==> flow/design.v <==
`timescale 1ns / 1ps
module alu(
    input [2:0] funct3_in,    
    input [6:0] opcode_in, funct7_in,
    input [31:0] rs1_value_in, mux_result_in,    
    output reg [31:0] alu_result_out, raw_output
);
    localparam  reg_reg     = 7'b0110011,
                immediate   = 7'b0010011;
    always @(*) begin
        alu_result_out = 32'b0;
        case (opcode_in)
            immediate: begin
                case (funct3_in)
                    3'b000: alu_result_out = rs1_value_in + mux_result_in;
                    3'b001: alu_result_out = rs1_value_in << mux_result_in[4:0];
                    3'b010: alu_result_out = ($signed(rs1_value_in) < $signed(mux_result_in)) ? 1 : 0;
                    3'b011: alu_result_out = (rs1_value_in < mux_result_in) ? 1 : 0;
                    3'b100: alu_result_out = rs1_value_in ^ mux_result_in;
                    3'b101: begin
                        if (mux_result_in[11:5] == 0) alu_result_out = rs1_value_in >> mux_result_in[4:0];
                        else alu_result_out = $signed(rs1_value_in) >>> mux_result_in[4:0];
                    end
                    3'b110: alu_result_out = rs1_value_in | mux_result_in;
                    3'b111: alu_result_out = rs1_value_in & mux_result_in;          
                endcase
            end
            reg_reg: begin
                case (funct3_in)
                    3'b000: begin
                        if (funct7_in == 0) alu_result_out = rs1_value_in + mux_result_in;
                        else alu_result_out = rs1_value_in - mux_result_in;
                    end
                    3'b001: alu_result_out = rs1_value_in << mux_result_in[4:0];
                    3'b010: alu_result_out = ($signed(rs1_value_in) < $signed(mux_result_in)) ? 1 : 0;
                    3'b011: alu_result_out = (rs1_value_in < mux_result_in) ? 1 : 0;
                    3'b100: alu_result_out = rs1_value_in ^ mux_result_in;
                    3'b101: begin
                        if (funct7_in == 0) alu_result_out = rs1_value_in >> mux_result_in[4:0];
                        else alu_result_out = $signed(rs1_value_in) >>> mux_result_in[4:0];
                    end
                    3'b110: alu_result_out = rs1_value_in | mux_result_in;
                    3'b111: alu_result_out = rs1_value_in & mux_result_in;
                endcase             
            end
            default: begin
                alu_result_out = 32'b0;
            end
        endcase
        raw_output = alu_result_out;
    end        
endmodule
`timescale 1ns / 1ps
module decoder(
    input [31:0] instruction,
    output reg imm_sel_out, write_enable_out,
    output reg [2:0] funct3_out,
    output reg [4:0] rd_sel_out, rs1_sel_out, rs2_sel_out,
    output reg [6:0] funct7_out, opcode_out,
    output reg [11:0] imm_value_out
);
    localparam  reg_reg         = 7'b0110011,
                immediate       = 7'b0010011,
                upper_immediate = 7'b0110111,
                store           = 7'b0100011,
                branch          = 7'b1100011,
                jump            = 7'b1101111;
   always @(*) begin
        opcode_out = instruction[6:0];
        funct7_out = instruction[31:25];
        rs2_sel_out = instruction[24:20];
        rs1_sel_out = instruction[19:15];
        funct3_out = instruction[14:12];
        rd_sel_out = instruction[11:7];
        imm_value_out = instruction[31:20];
        imm_sel_out = 0;
        write_enable_out = 0;
        case (opcode_out)
            immediate: begin
                imm_sel_out = 1;
                write_enable_out = 1;             
            end
            reg_reg: begin
                imm_sel_out = 0;
                write_enable_out = 1;
            end
            default: begin
                imm_sel_out = 0;
                write_enable_out = 0;
            end
        endcase
   end
endmodule
`timescale 1ns / 1ps
module mux_alu(
    input imm_sel_in,
    input [11:0] imm_value_in,
    input [31:0] rs2_value_in,
    output [31:0] mux_result_out,
    output [11:0] trace_imm    
);
    assign mux_result_out = (imm_sel_in) ? {{20{imm_value_in[11]}}, imm_value_in} : rs2_value_in;
    assign trace_imm = imm_value_in;
endmodule
`timescale 1ns / 1ps
module raw_handler(
    input clk,
    input write_enable_in, write_enable_in_2,
    input [4:0] rs1_sel_in, rs2_sel_in, rd_write_back_in, rd_write_back_in_2,
    input [31:0] rs1_value_in, rs2_value_in, rd_value_in, rd_wb_value_2,
    output reg [4:0] get_rs1, get_rs2,
    output reg [31:0] rs1_value_out, rs2_value_out    
);
    always @(*) begin
        get_rs1 = rs1_sel_in;
        get_rs2 = rs2_sel_in;
        if (write_enable_in && rd_write_back_in != 5'b00000 && rs1_sel_in == rd_write_back_in) begin
            rs1_value_out = rd_value_in;
        end
        else if (write_enable_in_2 && rd_write_back_in_2 != 5'b00000 && rs1_sel_in == rd_write_back_in_2) begin
            rs1_value_out = rd_wb_value_2;
        end
        else begin
            rs1_value_out = rs1_value_in;
        end
        if (write_enable_in && rd_write_back_in != 5'b00000 && rs2_sel_in == rd_write_back_in) begin
            rs2_value_out = rd_value_in;
        end
        else if (write_enable_in_2 && rd_write_back_in_2 != 5'b00000 && rs2_sel_in == rd_write_back_in_2) begin
            rs2_value_out = rd_wb_value_2;
        end        
        else begin
            rs2_value_out = rs2_value_in;
        end
    end
endmodule
`timescale 1ns / 1ps
module register_file(
    input clk, write_enable_in,
    input [4:0] rd_sel_in, rs1_sel_in, rs2_sel_in,
    input [31:0] write_data_in,
    output reg [31:0] rs1_value_out, rs2_value_out,
    output reg [4:0] trace_rd, trace_rs1, trace_rs2,
    output reg [31:0] trace_write_in
);
    reg [31:0] registers [0:31];
    always @(*) begin
        rs1_value_out = (rs1_sel_in == 5'b00000) ? 32'b0 : registers[rs1_sel_in];
        rs2_value_out = (rs2_sel_in == 5'b00000) ? 32'b0 : registers[rs2_sel_in];
    end
    always @(posedge clk) begin
        if (write_enable_in && rd_sel_in != 5'b00000) begin
            registers[rd_sel_in] <= write_data_in;
        end   
        trace_rd <= rd_sel_in;
        trace_rs1 <= rs1_sel_in;
        trace_rs2 <= rs2_sel_in;
        trace_write_in <= write_data_in;   
    end
endmodule
`timescale 1ns / 1ps
module pipeline_reg_alu(
    input clk,
    input write_enable_in,
    input [4:0] rd_sel_in,
    input [31:0] alu_result_in,
    output reg write_enable_out,
    output reg [4:0] rd_sel_out, rd_write_back_2,
    output reg [31:0] alu_result_out, rd_wb_value_2
);
    always @(posedge clk) begin
        rd_sel_out <= rd_sel_in;
        alu_result_out <= alu_result_in;
        write_enable_out <= write_enable_in;
        rd_write_back_2 <= rd_sel_in;
        rd_wb_value_2 <= alu_result_in;                        
    end
endmodule
`timescale 1ns / 1ps
module pipeline_reg_decoder(
    input clk,
    input write_enable_in,
    input [31:0] mux_result_in, rs1_value_in,
    input [6:0] opcode_in, funct7_in,
    input [4:0] rd_sel_in,
    input [2:0] funct3_in,
    output reg write_enable_out,
    output reg [31:0] mux_result_out, rs1_value_out,
    output reg [6:0] opcode_out, funct7_out,
    output reg [4:0] rd_sel_out, raw_rd,
    output reg [2:0] funct3_out
);
    always @(posedge clk) begin
        write_enable_out <= write_enable_in;
        mux_result_out <= mux_result_in;
        rs1_value_out <= rs1_value_in;
        opcode_out <= opcode_in;
        funct7_out <= funct7_in;
        rd_sel_out <= rd_sel_in;
        funct3_out <= funct3_in;
        raw_rd <= rd_sel_in;  
    end
endmodule
`timescale 1ns / 1ps
module pipeline_reg_instruction(
    input clk,
    input [31:0] instruction_in,
    output reg [31:0] instruction_out,
    output reg [31:0] trace_instruction
);
    always @(posedge clk) begin
        instruction_out <= instruction_in;
        trace_instruction <= instruction_in;
    end
endmodule
`timescale 1ns / 1ps
module program_counter(
    input clk, rst_n,
    output reg [31:0] program_count
);
    always @(posedge clk) begin
        if (!rst_n) begin
            program_count <= 0;
        end
        else begin
            program_count <= program_count + 4;
        end
    end
endmodule
`timescale 1ns / 1ps
module cpu(
    input rst_n, clk,
    input [31:0] imem_insn,
    output [31:0] imem_addr,
    output [31:0] trace_instruction, trace_rd_value,
    output [11:0] trace_imm,
    output [4:0] trace_rd, trace_rs1, trace_rs2
);
    wire        imm_sel,
                write_enable,
                write_enable_reg,
                write_enable_alu;
    wire [31:0] instruction_reg,
                mux_result,
                mux_result_reg,
                rs1_value,
                rs1_value_reg,
                rs2_value,
                rs2_value_reg,
                alu_result,
                alu_result_reg,
                rd_wb_value,
                rd_wb_value_2,
                raw_rs1_value,
                raw_rs2_value;
    wire [11:0] imm_value;
    wire [6:0]  funct7,
                funct7_reg,
                opcode,
                opcode_reg;
    wire [4:0]  rd_sel,
                rd_sel_reg,
                rd_sel_wb,
                rd_write_back,
                rd_write_back_2,
                rs1_sel,
                rs1_sel_reg,
                rs2_sel,
                rs2_sel_reg,
                get_rs1,
                get_rs2;                
    wire [2:0]  funct3,
                funct3_reg;    
    pipeline_reg_instruction pri(
        .clk(clk),
        .instruction_in(imem_insn),
        .instruction_out(instruction_reg),
        .trace_instruction(trace_instruction)
    );
    pipeline_reg_decoder prd(
        .clk(clk),
        .write_enable_in(write_enable),
        .mux_result_in(mux_result),
        .rs1_value_in(raw_rs1_value),
        .opcode_in(opcode),
        .funct7_in(funct7),
        .rd_sel_in(rd_sel),
        .funct3_in(funct3),
        .write_enable_out(write_enable_reg),
        .mux_result_out(mux_result_reg),
        .rs1_value_out(rs1_value_reg),
        .opcode_out(opcode_reg),
        .funct7_out(funct7_reg),
        .rd_sel_out(rd_sel_reg),
        .funct3_out(funct3_reg),
        .raw_rd(rd_write_back)
    );
    pipeline_reg_alu pra(
        .clk(clk),
        .write_enable_in(write_enable_reg),
        .rd_sel_in(rd_sel_reg),
        .alu_result_in(alu_result),
        .write_enable_out(write_enable_alu),
        .rd_sel_out(rd_sel_wb),
        .alu_result_out(alu_result_reg),
        .rd_write_back_2(rd_write_back_2),
        .rd_wb_value_2(rd_wb_value_2)
    );
    program_counter pc(
        .clk(clk),
        .rst_n(rst_n),
        .program_count(imem_addr)
    );
    decoder dcr(
        .instruction(instruction_reg),
        .funct3_out(funct3),
        .funct7_out(funct7),
        .rd_sel_out(rd_sel),
        .rs1_sel_out(rs1_sel),
        .rs2_sel_out(rs2_sel),
        .imm_value_out(imm_value),
        .opcode_out(opcode),
        .imm_sel_out(imm_sel),
        .write_enable_out(write_enable)
    );
    mux_alu mux(
        .imm_sel_in(imm_sel),
        .imm_value_in(imm_value),
        .rs2_value_in(raw_rs2_value),
        .mux_result_out(mux_result),
        .trace_imm(trace_imm)
    );
    alu alu(
        .opcode_in(opcode_reg),
        .funct3_in(funct3_reg),
        .funct7_in(funct7_reg),
        .rs1_value_in(rs1_value_reg),
        .mux_result_in(mux_result_reg),
        .alu_result_out(alu_result),
        .raw_output(rd_wb_value)
    );
    raw_handler rwh(
        .clk(clk),
        .write_enable_in(write_enable_reg),
        .write_enable_in_2(write_enable_alu),
        .rs1_sel_in(rs1_sel),
        .rs2_sel_in(rs2_sel),
        .rd_write_back_in(rd_write_back),
        .rd_write_back_in_2(rd_write_back_2),
        .rs1_value_in(rs1_value),
        .rs2_value_in(rs2_value),
        .rd_value_in(rd_wb_value),
        .rd_wb_value_2(rd_wb_value_2),
        .get_rs1(get_rs1),
        .get_rs2(get_rs2),
        .rs1_value_out(raw_rs1_value),
        .rs2_value_out(raw_rs2_value)
    );
    register_file rgf(
        .clk(clk),
        .write_enable_in(write_enable_alu),
        .rd_sel_in(rd_sel_wb),
        .rs1_sel_in(get_rs1),
        .rs2_sel_in(get_rs2),
        .write_data_in(alu_result_reg),
        .rs1_value_out(rs1_value),
        .rs2_value_out(rs2_value),
        .trace_rd(trace_rd),
        .trace_rs1(trace_rs1),
        .trace_rs2(trace_rs2),
        .trace_write_in(trace_rd_value) 
    );
endmodule
==> Step by step through the tools: cpu <==
Tool output for the design above, in the order of the flow.
Line numbers count from 1 in the design file above.
{ "design": {"design": "cpu", "clk_port": "clk", "lib": "sky130hd", "lib_corner": "tt_025C_1v80"} }

==> After elaboration <==
Yosys after proc, flatten, opt, wreduce and memory -nomap, before mapping. Enables and synchronous resets that opt folds into registers are not counted as muxes. Print and check cells are not counted.
Yosys's memory passes give these memory sizes; they may raise the number of words (mostly to a power of two), join words into wider ones and drop unused or constant bits.
{ "word_totals": {"clocked_rd_ports_x_width": 64, "output_inout_bits": 123, "mem_bits_rw": 1024, "in_bits": 34, "memories": 1, "reg_bits": 236, "word_cells": 77} }
{ "classes": {"shift": 3, "mux": 20, "bitwise": 3, "eq_ne": 15, "n_reduce_logical": 14, "add_sub_neg": 3, "n_cmp": 2} }
{ "memory_table": {"columns": ["memory", "words", "width", "rd", "wr", "line", "source"], "rows": [
  ["rgf.registers", 32, 32, 2, 1, 146, "reg [31:0] registers [0:31];"]
]} }
{ "op_table": {"columns": ["operator", "n"], "rows": [
  ["32-bit case mux with 8-bit select", 2],
  ["32-bit two-way mux", 11],
  ["32-bit less-than comparator", 2],
  ["32-bit case mux with 2-bit select", 1],
  ["32-bit by 3-bit adder with 32-bit output with constant B", 1],
  ["32-bit adder", 1],
  ["32-bit subtractor", 1],
  ["32-bit AND", 1],
  ["32-bit OR", 1],
  ["32-bit bitwise XOR", 1],
  ["32-bit by 5-bit << shifter with 32-bit output", 1],
  ["32-bit by 5-bit right shift with 32-bit output", 1],
  ["32-bit by 5-bit >>> shifter with 32-bit output", 1],
  ["5-bit equality test", 4],
  ["7-bit by 5-bit equality test with 1-bit output with constant B", 2],
  ["7-bit by 6-bit equality test with 1-bit output with constant B", 2],
  ["7-bit zero test", 2],
  ["3-bit equality test with constant B", 4],
  ["5-bit zero test", 2],
  ["5-bit nonzero test", 2],
  ["1-bit logical AND", 6],
  ["3-bit by 2-bit equality test with 1-bit output with constant B", 2],
  ["5-bit two-way mux", 1],
  ["1-bit two-way mux", 5],
  ["3-bit by 1-bit equality test with 1-bit output with constant B", 1],
  ["3-bit zero test", 1],
  ["2-bit OR reduction", 1]
]} }

==> Longest topological paths <==
Yosys ltp: most cells in a row. Word level: on the elaborated netlist, between registers, memories and ports. Mapped: between sequential cells and ports; inverters and the memories' decode and read muxes count.
{ "depth": {"ltp_word": 6, "abc_area": 0, "ltp_mapped": 15, "mapped_depth_nobuf": 14} }

==> Netlist <==
Source: synth_stat.txt of the flow (Yosys; design flattened, memories mapped). It holds for the ABC_AREA given above (unset counts as 0); a run with the other value may have another netlist.
{ "synth_totals": {"n_buf": 373, "area_um2": 64106.5, "seqArea_um2": 35434.0, "stdcells": 4725, "ff_cells": 1258} }
{ "types": {"columns": ["cell_type", "n", "type_area_um2"], "rows": [
  ["sky130_fd_sc_hd__edfxtp_1", 1024, 3.07E+04],
  ["sky130_fd_sc_hd__mux4_2", 376, 8.47E+03],
  ["sky130_fd_sc_hd__dfxtp_1", 234, 4.68E+03],
  ["sky130_fd_sc_hd__mux2i_1", 431, 4.31E+03],
  ["sky130_fd_sc_hd__a221oi_1", 171, 1.5E+03],
  ["sky130_fd_sc_hd__a21oi_1", 246, 1.23E+03],
  ["sky130_fd_sc_hd__ha_1", 98, 1.23E+03],
  ["sky130_fd_sc_hd__nor2_1", 327, 1.23E+03],
  ["sky130_fd_sc_hd__o21ai_0", 236, 1.18E+03],
  ["sky130_fd_sc_hd__nand2_1", 233, 874.589],
  ["sky130_fd_sc_hd__mux2_2", 68, 765.734],
  ["sky130_fd_sc_hd__clkbuf_1", 202, 758.227],
  ["sky130_fd_sc_hd__a22oi_1", 99, 743.213],
  ["sky130_fd_sc_hd__xnor2_1", 53, 464.195],
  ["sky130_fd_sc_hd__inv_1", 113, 424.157],
  ["sky130_fd_sc_hd__buf_2", 76, 380.365],
  ["sky130_fd_sc_hd__nand3_1", 76, 380.365],
  ["sky130_fd_sc_hd__o211ai_1", 46, 345.331]
]} }
Other cell types: 71; their cells: 616.
The figures by module come from a second, unflattened synthesis with its own total; it is not the netlist above.
{ "unflattened": {"hier_cells": 4901, "hier_area_um2": 66657.7} }
Each row is one instance without its submodules.
{ "modules": {"columns": ["mod", "mod_area_um2", "seq_area_um2", "instances", "cells"], "rows": [
  ["register_file", 48845.6, 31690.4, 1, 2611],
  ["alu", 9301.4, 0.0, 1, 1429],
  ["raw_handler", 2319.7, 0.0, 1, 365],
  ["pipeline_reg_decoder", 1779.2, 1741.7, 1, 92],
  ["program_counter", 1473.9, 600.6, 1, 168],
  ["pipeline_reg_alu", 1038.5, 760.7, 1, 75],
  ["pipeline_reg_instruction", 880.8, 640.6, 1, 64],
  ["mux_alu", 641.9, 0.0, 1, 50],
  ["decoder", 376.6, 0.0, 1, 47],
  ["cpu", 0.0, 0.0, 1, 0]
]} }

==> Worst setup path after synthesis <==
Source: OpenSTA report_checks on the synthesized netlist (no wires, ideal clock, input and output delay 20% of the period each), path of least setup slack; recovery checks are left aside. Register names are those of the netlist, which keeps one name where synthesis merged equal registers.
{ "synth_timing": {"path_type": "register to register", "startpoint": "register prd.mux_result_out[2]", "endpoint": "register prd.mux_result_out[30]", "stages": 16, "launch_ns": 0.000, "n_path_buf": 3, "setup_ns": 0.079, "arrival_ns": 3.819, "path_delay_ns": 3.898, "t_required_ns": 4.921, "clock_period_ns": 5.0, "slack_ns": 1.102, "period_less_setup_slack_ns": 3.898} }
"path_delay_ns" = arrival - input delay + setup time.
"stages": output pins that drive a net of the path, with the launching flip-flop's if there is one; two outputs of one cell count as two.
"period_less_setup_slack_ns" = period - worst setup slack (recovery checks aside). The figure is calculated, with input and output delays left at 20% of the set period.
The rows between start and end are the longest chain of elaborated cells between them; the timing report does not say that the signal goes this way. Where chains are equally long, one stands for them.
Each line given opens the expression or statement behind the cell; cells for indexed reads and writes are added by Yosys, which also makes memories of some case tables.
{ "synth_between": {"cell_sequence": "sky130_fd_sc_hd__dfxtp_1 > sky130_fd_sc_hd__inv_1 > sky130_fd_sc_hd__buf_1 > sky130_fd_sc_hd__clkbuf_1 > sky130_fd_sc_hd__buf_1 > sky130_fd_sc_hd__ha_1 > sky130_fd_sc_hd__a211oi_1 > sky130_fd_sc_hd__o211ai_1 > sky130_fd_sc_hd__a41oi_2 > sky130_fd_sc_hd__o311a_1 > sky130_fd_sc_hd__o21bai_1 > sky130_fd_sc_hd__a311oi_1 > sky130_fd_sc_hd__xnor2_1 > sky130_fd_sc_hd__a221oi_1 > sky130_fd_sc_hd__or3_1 > sky130_fd_sc_hd__o211ai_1", "elab_chain_cells": 6, "cells_between": 13, "classes_between": "add/sub: 2; shift: 3; mux: 8"} }
{ "synth_lines": {"columns": ["element", "line", "source"], "rows": [
  ["start: declaration", 188, "output reg [31:0] mux_result_out, rs1_value_out,"],
  ["start: assignment", 195, "mux_result_out <= mux_result_in;"],
  ["32-bit subtractor", 32, "else alu_result_out = rs1_value_in - mux_result_in;"],
  ["32-bit two-way mux", 31, "if (funct7_in == 0) alu_result_out = rs1_value_in + mux_result_in;"],
  ["32-bit case mux with 8-bit select", 29, "case (funct3_in)"],
  ["32-bit case mux with 2-bit select", 12, "case (opcode_in)"],
  ["32-bit two-way mux", 126, "if (write_enable_in && rd_write_back_in != 5'b00000 && rs2_sel_in == rd_write_back_in) begin"],
  ["32-bit two-way mux", 102, "assign mux_result_out = (imm_sel_in) ? {{20{imm_value_in[11]}}, imm_value_in} : rs2_value_in;"],
  ["end: assignment", 195, null],
  ["end: declaration", 188, null]
]} }

==> Path in the finished layout <==
From the final timing report of job 1: the path of least setup slack in the routed layout; clock arrival at registers is part of the times.
{ "layout_timing": {"path_type": "register to register", "startpoint": "register prd.rs1_value_out[0]", "endpoint": "register prd.mux_result_out[30]", "n_path_buf": 5, "setup_ns": 0.03, "launch_ns": 0.85, "arrival_ns": 4.46, "t_required_ns": 3.56, "stages": 18, "clock_period_ns": 2.8, "slack_ns": -0.90} }
{ "layout_between": {"cell_sequence": "sky130_fd_sc_hd__dfxtp_4 > sky130_fd_sc_hd__buf_6 > sky130_fd_sc_hd__ha_4 > sky130_fd_sc_hd__fa_2 > sky130_fd_sc_hd__a211oi_2 > sky130_fd_sc_hd__o211ai_1 > sky130_fd_sc_hd__buf_4 > sky130_fd_sc_hd__a41oi_2 > sky130_fd_sc_hd__buf_6 > sky130_fd_sc_hd__buf_6 > sky130_fd_sc_hd__o311a_4 > sky130_fd_sc_hd__o21bai_4 > sky130_fd_sc_hd__a311oi_2 > sky130_fd_sc_hd__xnor2_1 > sky130_fd_sc_hd__a221oi_2 > sky130_fd_sc_hd__buf_4 > sky130_fd_sc_hd__or3_1 > sky130_fd_sc_hd__o211ai_1"} }
{ "layout_lines": {"columns": ["element", "line", "source"], "rows": [
  ["start: declaration", 188, "output reg [31:0] mux_result_out, rs1_value_out,"],
  ["start: assignment", 196, "rs1_value_out <= rs1_value_in;"],
  ["end: assignment", 195, "mux_result_out <= mux_result_in;"],
  ["end: declaration", 188, null]
]} }
No chain of elaborated cells between the ends is given.

Appendix: measured runs

Module cpu, platform sky130hd: 4 stored runs of the flow (Yosys, OpenROAD) with differing settings, in no particular order. Input and output delays are each 20% of the period that was set; the output load is 0.01 pF.
"achieved_clock_period_ns" = clock period - worst setup slack. The figure is calculated, with input and output delays left at 20% of the set period.
By "power.total_uw" is meant OpenSTA's value without simulated activity: inputs other than the clock are taken to toggle once in ten clock periods, and the tool carries that through the logic.

Job 1
==> flow/run.sh <==
#!/bin/bash
# the make line also repeats the synthesis and layout settings of config.mk as NAME=value (left out here)
make -C /OpenROAD-flow-scripts/flow DESIGN_CONFIG=/design/flow/config.mk WORK_HOME=/design/flow/orfs CLKGATE_MAP_FILE= finish
==> flow/config.mk <==
export PLATFORM = sky130hd
export DESIGN_NAME = cpu
export DESIGN_NICKNAME = cpu
export VERILOG_FILES = /design/flow/design.v
export SDC_FILE = /design/flow/constraint.sdc
export NUM_CORES = 4
export LEC_CHECK = 0
export CAP_MARGIN = 20
export CELL_PAD_IN_SITES_DETAIL_PLACEMENT = 2
export CELL_PAD_IN_SITES_GLOBAL_PLACEMENT = 0
export CORE_ASPECT_RATIO = 1.51
export CORE_MARGIN = 6
export CORE_UTILIZATION = 40
export CTS_CLUSTER_DIAMETER = 330
export CTS_CLUSTER_SIZE = 99
export GPL_TIMING_DRIVEN = 1
export HOLD_SLACK_MARGIN = -0.02
export MAX_ROUTING_LAYER = met4
export MIN_ROUTING_LAYER = met2
export PLACE_DENSITY_LB_ADDON = 0.2
export SETUP_SLACK_MARGIN = 0.21
export SLEW_MARGIN = 40
export TNS_END_PERCENT = 60
==> flow/constraint.sdc <==
create_clock -name core_clock -period 2.8 [get_ports {clk}]
set_input_delay 0.5600 -clock core_clock [delete_from_list [all_inputs] [get_ports {clk}]]
set_output_delay 0.5600 -clock core_clock [all_outputs]
set_load 0.01 [all_outputs]

==> results of job 1, as JSON <==
{
  "ys_area_um2": 64106.5,
  "worst_setup_slack_ns": -0.896,
  "worst_hold_slack_ns": 0.052,
  "total_negative_slack_ns": -57.795,
  "die_area_um2": 170222.0,
  "achieved_clock_period_ns": 3.696,
  "power.total_uw": 40693,
  "finish.utilization_frac": 0.52
}

Job 2
==> flow/run.sh <==
#!/bin/bash
# the make line also repeats the synthesis and layout settings of config.mk as NAME=value (left out here)
make -C /OpenROAD-flow-scripts/flow DESIGN_CONFIG=/design/flow/config.mk WORK_HOME=/design/flow/orfs CLKGATE_MAP_FILE= finish
==> flow/config.mk <==
export PLATFORM = sky130hd
export DESIGN_NAME = cpu
export DESIGN_NICKNAME = cpu
export VERILOG_FILES = /design/flow/design.v
export SDC_FILE = /design/flow/constraint.sdc
export NUM_CORES = 4
export LEC_CHECK = 0
export CAP_MARGIN = 20
export CORE_MARGIN = 2
export CORE_UTILIZATION = 47
export SLEW_MARGIN = 20
==> flow/constraint.sdc <==
create_clock -name core_clock -period 4.74 [get_ports {clk}]
set_input_delay 0.9480 -clock core_clock [delete_from_list [all_inputs] [get_ports {clk}]]
set_output_delay 0.9480 -clock core_clock [all_outputs]
set_load 0.01 [all_outputs]

==> results of job 2, as JSON <==
{
  "power.total_uw": 26990,
  "ys_area_um2": 64106.5,
  "finish.utilization_frac": 0.543,
  "total_negative_slack_ns": 0.000,
  "worst_hold_slack_ns": 0.354,
  "die_area_um2": 139368.0,
  "worst_setup_slack_ns": 0.414,
  "achieved_clock_period_ns": 4.326
}

Job 3
==> flow/run.sh <==
#!/bin/bash
# the make line also repeats the synthesis and layout settings of config.mk as NAME=value (left out here)
make -C /OpenROAD-flow-scripts/flow DESIGN_CONFIG=/design/flow/config.mk WORK_HOME=/design/flow/orfs CLKGATE_MAP_FILE= finish
==> flow/config.mk <==
export PLATFORM = sky130hd
export DESIGN_NAME = cpu
export DESIGN_NICKNAME = cpu
export VERILOG_FILES = /design/flow/design.v
export SDC_FILE = /design/flow/constraint.sdc
export NUM_CORES = 4
export LEC_CHECK = 0
export CAP_MARGIN = 15
export CELL_PAD_IN_SITES_DETAIL_PLACEMENT = 2
export CELL_PAD_IN_SITES_GLOBAL_PLACEMENT = 1
export CORE_MARGIN = 2
export CORE_UTILIZATION = 28
export GPL_ROUTABILITY_DRIVEN = 1
export MAX_ROUTING_LAYER = met4
export PLACE_DENSITY_LB_ADDON = 0.05
export SLEW_MARGIN = 20
==> flow/constraint.sdc <==
create_clock -name core_clock -period 3.55 [get_ports {clk}]
set_input_delay 0.7100 -clock core_clock [delete_from_list [all_inputs] [get_ports {clk}]]
set_output_delay 0.7100 -clock core_clock [all_outputs]
set_load 0.01 [all_outputs]

==> results of job 3, as JSON <==
{
  "achieved_clock_period_ns": 3.489,
  "ys_area_um2": 64106.5,
  "worst_hold_slack_ns": 0.318,
  "finish.utilization_frac": 0.354,
  "total_negative_slack_ns": 0.000,
  "die_area_um2": 232797.0,
  "worst_setup_slack_ns": 0.061,
  "power.total_uw": 39868
}

Job 4
==> flow/run.sh <==
#!/bin/bash
# the make line also repeats the synthesis and layout settings of config.mk as NAME=value (left out here)
make -C /OpenROAD-flow-scripts/flow DESIGN_CONFIG=/design/flow/config.mk WORK_HOME=/design/flow/orfs CLKGATE_MAP_FILE= finish
==> flow/config.mk <==
export PLATFORM = sky130hd
export DESIGN_NAME = cpu
export DESIGN_NICKNAME = cpu
export VERILOG_FILES = /design/flow/design.v
export SDC_FILE = /design/flow/constraint.sdc
export NUM_CORES = 4
export LEC_CHECK = 0
export CAP_MARGIN = 20
export CELL_PAD_IN_SITES_DETAIL_PLACEMENT = 1
export CORE_ASPECT_RATIO = 0.54
export CORE_MARGIN = 2
export CORE_UTILIZATION = 40
export CTS_CLUSTER_DIAMETER = 330
export GPL_TIMING_DRIVEN = 0
export HOLD_SLACK_MARGIN = -0.02
export SLEW_MARGIN = 20
==> flow/constraint.sdc <==
create_clock -name core_clock -period 5.0 [get_ports {clk}]
set_input_delay 1.0000 -clock core_clock [delete_from_list [all_inputs] [get_ports {clk}]]
set_output_delay 1.0000 -clock core_clock [all_outputs]
set_load 0.01 [all_outputs]

==> results of job 4, as JSON <==
{
  "ys_area_um2": 64106.5,
  "die_area_um2": 163639.0,
  "finish.utilization_frac": 0.48,
  "total_negative_slack_ns": -7.853,
  "achieved_clock_period_ns": 5.513,
  "worst_hold_slack_ns": 0.353,
  "worst_setup_slack_ns": -0.513,
  "power.total_uw": 26517
}
